==> flow/design.v <==
module MAC_Unit #(parameter WIDTH=32) (
    input logic clk,
    input logic reset,
    input  logic [WIDTH-1:0] a,
    input  logic [WIDTH-1:0] b,
    output logic [WIDTH*2-1:0] result
);
    logic [WIDTH-1:0] a_reg, b_reg;
    logic [WIDTH*2-1:0] mult_result;  
    always_ff@(posedge clk or posedge reset) begin
        if (reset) begin
            a_reg <= '0;
            b_reg <= '0;
            mult_result <= '0;
            result <= '0;
        end else begin
            a_reg <= a;
            b_reg <= b;
            mult_result <= a_reg * b_reg;  
            result <= mult_result + result;  
        end 
    end
endmodule
Step by step through the tools: MAC_Unit. What the tools print for MAC_Unit, step after step. Lines are those of the file above, counted from 1. Cell names lack the library's common part. The mark n/a stands for no value.

Top: MAC_Unit. Clock port: clk. Cell library: sky130hd. Corner: tt_025C_1v80.

After elaboration. Yosys after proc, flatten, opt, wreduce and memory -nomap, before mapping. Enables and synchronous resets that opt folds into registers are not counted as muxes. Memory bits, and registers merged into a memory's read port (data or address), are not among the register bits. Print and check cells are not counted. Equal cells are merged and count once.

Under bits in registers stands 192. Output and inout port bits: 64. The figure for cells after elaboration is 6.

For $add $sub $neg the number is 1. The entry for multiply operators reads 1.

Operators by type and width (number): 32-bit by 32-bit multiplier with 64-bit output (1); 64-bit adder (1).

Longest topological paths. Yosys ltp: most cells in a row. Word level: on the elaborated netlist, between registers, memories and ports. Mapped: between sequential cells and ports; inverters and the memories' decode and read muxes count.

The figure for word-level depth is 1. The figure for ABC_AREA is 0. Under mapped depth stands 30. Depth with buffers taken out: 28.

Netlist. The flow's flattened synthesis, as Yosys stat reports it; memories are mapped. The netlist is that of the ABC_AREA named above (0 if unset); the other value can give another one.

The figure for cells in the netlist is 4432. Sequential area: 0.0048046 mm2. Under mapped flip-flops stands 192. Chip area (Yosys): 0.0419627 mm2.

Cells by type: fa_1 (number 897, area in all 1.8E+04 um2); dfrtp_1 (number 192, area in all 4.8E+03 um2); ha_1 (number 326, area in all 4.08E+03 um2); and2_1 (number 637, area in all 3.99E+03 um2); inv_1 (number 921, area in all 3.46E+03 um2); nand2_1 (number 500, area in all 1876.8 um2); clkbuf_1 (number 222, area in all 833.299 um2); xnor2_1 (number 75, area in all 656.88 um2); a21oi_1 (number 131, area in all 655.629 um2); a21o_1 (number 84, area in all 630.605 um2); xor2_1 (number 49, area in all 429.162 um2); o21ai_0 (number 50, area in all 250.24 um2); nor2_1 (number 63, area in all 236.477 um2); o21bai_1 (number 28, area in all 210.202 um2); a31oi_1 (number 21, area in all 131.376 um2); o21ai_1 (number 25, area in all 125.12 um2); nand4_1 (number 18, area in all 112.608 um2); and3_1 (number 17, area in all 106.352 um2).

Not listed: further types 58, cells in them 176.

Worst setup path after synthesis. Source: OpenSTA report_checks on the synthesized netlist (no wires, ideal clock, input and output delay 20% of the period each), path of least setup slack; recovery checks are left aside. Register names are those of the netlist, which keeps one name where synthesis merged equal registers.

Path type: register -> register. Start: register a_reg[20]. End: register mult_result[59]. Required time: 8.875 ns. The figure for slack is 1.784 ns. The entry for arrival time reads 7.091 ns. The entry for path buffers reads 2. Driving pins on the path: 27. Period: 9.0 ns. Library setup time: 0.125 ns. The entry for path delay reads 7.216 ns. For synthesis period reached the number is 7.216 ns.

"path delay" = arrival - input delay + setup time. "driving pins on the path" counts driving pins, that of a launching flip-flop among them; a cell with two outputs on the path counts twice. "synthesis period reached" is the clock period less the worst setup slack; recovery checks do not enter. This is arithmetic on one report: input and output delays are still those of the set period (20% each). The rows between start and end are the longest chain of elaborated cells between them; the timing report does not say that the signal goes this way. Where chains are equally long, one stands for them. Each line given opens the expression or statement behind the cell; cells for indexed reads and writes are added by Yosys, which also makes memories of some case tables.

Path through: dfrtp_1 > clkbuf_1 > and2_1 > fa_1 > fa_1 > inv_1 > fa_1 > fa_1 > inv_1 > fa_1 > fa_1 > fa_1 > inv_1 > fa_1 > inv_1 > ha_1 > buf_2 > a21oi_1 > o21ai_1 > nor2_1 > a21oi_1 > o41ai_4 > o41ai_2 > a211oi_2 > o21ai_1 > a221oi_2 > xnor2_1. The figure for cells in the longest elaborated chain is 1. Elaborated cells on any way between the ends: 1. The figure for RTL lines with such cells is 1. Classes of those cells: 1 x mul.

Ends and longest elaborated chain, after synthesis: start, declared (line 8) `logic [WIDTH-1:0] a_reg, b_reg;`; start, assigned (line 12) `a_reg <= '0;`; start, assigned (line 17) `a_reg <= a;`; 32-bit by 32-bit multiplier with 64-bit output (line 19) `mult_result <= a_reg * b_reg;`; end, assigned (line 14) `mult_result <= '0;`; end, assigned (line 19); end, declared (line 9) `logic [WIDTH*2-1:0] mult_result;`.

Path in the finished layout. From the final timing report of flow run 1: the path of least setup slack in the routed layout; clock arrival at registers is part of the times.

Path type: register -> register. Start: register b_reg[10]. End: register mult_result[60]. The entry for path buffers reads 2. Library setup time: 0.12 ns. The figure for slack is 0.51 ns. Driving pins on the path: 27. The entry for arrival time reads 8.90 ns. Period: 9.0 ns. Required time: 9.41 ns.

The rows between start and end are the longest chain of elaborated cells between them; the timing report does not say that the signal goes this way. Where chains are equally long, one stands for them.

Path through: dfrtp_1 > buf_4 > and2_1 > fa_1 > fa_1 > inv_1 > fa_1 > fa_1 > inv_1 > fa_1 > fa_1 > fa_1 > inv_1 > fa_1 > inv_1 > ha_1 > and2_1 > nand4_1 > nor3_1 > and3_1 > nor3b_1 > buf_4 > o31ai_2 > nor4b_2 > a31oi_1 > o21a_1 > xnor2_1. The figure for cells in the longest elaborated chain is 1. Elaborated cells on any way between the ends: 1. The figure for RTL lines with such cells is 1. Classes of those cells: 1 x mul.

Ends and longest elaborated chain, after layout: start, declared (line 8) `logic [WIDTH-1:0] a_reg, b_reg;`; start, assigned (line 13) `b_reg <= '0;`; start, assigned (line 18) `b_reg <= b;`; 32-bit by 32-bit multiplier with 64-bit output (line 19) `mult_result <= a_reg * b_reg;`; end, assigned (line 14) `mult_result <= '0;`; end, assigned (line 19); end, declared (line 9) `logic [WIDTH*2-1:0] mult_result;`.

Lab notebook: MAC_Unit

2 stored runs of MAC_Unit in the flow (synthesis by Yosys, layout by OpenROAD, sky130hd cells), in arbitrary order. Constraints: input delay and output delay 20% of the set period each, output load 0.01 pF. "period achieved" means the clock period less the worst setup slack. The figure is calculated, with input and output delays left at 20% of the set period. "time of the worst setup path" = time allowed to the worst setup path (clock period - input delay - output delay, where it has them) - its slack; a late launch clock adds to it, a late capture clock takes from it.

Files of flow run 1:
==> flow/run.sh <==
#!/bin/bash
# the make line also repeats the synthesis and layout settings of config.mk as NAME=value (left out here)
make -C /OpenROAD-flow-scripts/flow DESIGN_CONFIG=/design/flow/config.mk WORK_HOME=/design/flow/orfs CLKGATE_MAP_FILE= finish
==> flow/config.mk <==
export PLATFORM = sky130hd
export DESIGN_NAME = MAC_Unit
export DESIGN_NICKNAME = MAC_Unit
export VERILOG_FILES = /design/flow/design.v
export SDC_FILE = /design/flow/constraint.sdc
export NUM_CORES = 4
export LEC_CHECK = 0
export CAP_MARGIN = 20
export CELL_PAD_IN_SITES_GLOBAL_PLACEMENT = 1
export CORE_MARGIN = 6
export CORE_UTILIZATION = 40
export SLEW_MARGIN = 20
==> flow/constraint.sdc <==
create_clock -name core_clock -period 9.0 [get_ports {clk}]
set_input_delay 1.8000 -clock core_clock [delete_from_list [all_inputs] [get_ports {clk}]]
set_output_delay 1.8000 -clock core_clock [all_outputs]
set_load 0.01 [all_outputs]

Results of flow run 1. The time of the worst setup path reads 8.49 ns. Worst setup path kind: register -> register. The measured post-route utilization is 44.0%. The final setup TNS comes to 0.000 ns. For the period achieved the run shows 8.494 ns. The synthesis area stands at 0.0419627 mm2. The area inside the die boundary stands at 0.112825 mm2. The worst slack on setup checks is 0.506 ns. The std-cell area (final layout) comes to 0.0457101 mm2.

Files of flow run 2:
==> flow/run.sh <==
#!/bin/bash
# the make line also repeats the synthesis and layout settings of config.mk as NAME=value (left out here)
make -C /OpenROAD-flow-scripts/flow DESIGN_CONFIG=/design/flow/config.mk WORK_HOME=/design/flow/orfs CLKGATE_MAP_FILE= finish
==> flow/config.mk <==
export PLATFORM = sky130hd
export DESIGN_NAME = MAC_Unit
export DESIGN_NICKNAME = MAC_Unit
export VERILOG_FILES = /design/flow/design.v
export SDC_FILE = /design/flow/constraint.sdc
export NUM_CORES = 4
export LEC_CHECK = 0
export ABC_AREA = 1
export CAP_MARGIN = 5
export CELL_PAD_IN_SITES_DETAIL_PLACEMENT = 2
export CELL_PAD_IN_SITES_GLOBAL_PLACEMENT = 1
export CORE_ASPECT_RATIO = 0.69
export CORE_MARGIN = 6
export CORE_UTILIZATION = 40
export PLACE_DENSITY_LB_ADDON = 0.1
export SLEW_MARGIN = 35
==> flow/constraint.sdc <==
create_clock -name core_clock -period 9.19 [get_ports {clk}]
set_input_delay 1.8380 -clock core_clock [delete_from_list [all_inputs] [get_ports {clk}]]
set_output_delay 1.8380 -clock core_clock [all_outputs]
set_load 0.01 [all_outputs]

Results of flow run 2. For the period achieved the run shows 7.858 ns. The time of the worst setup path reads 7.86 ns. Worst setup path kind: register -> register. The std-cell area (final layout) comes to 0.0507699 mm2. The worst slack on setup checks is 1.332 ns. The measured post-route utilization is 44.0%. The final setup TNS comes to 0.000 ns. The area inside the die boundary stands at 0.125825 mm2. The synthesis area stands at 0.0469275 mm2.
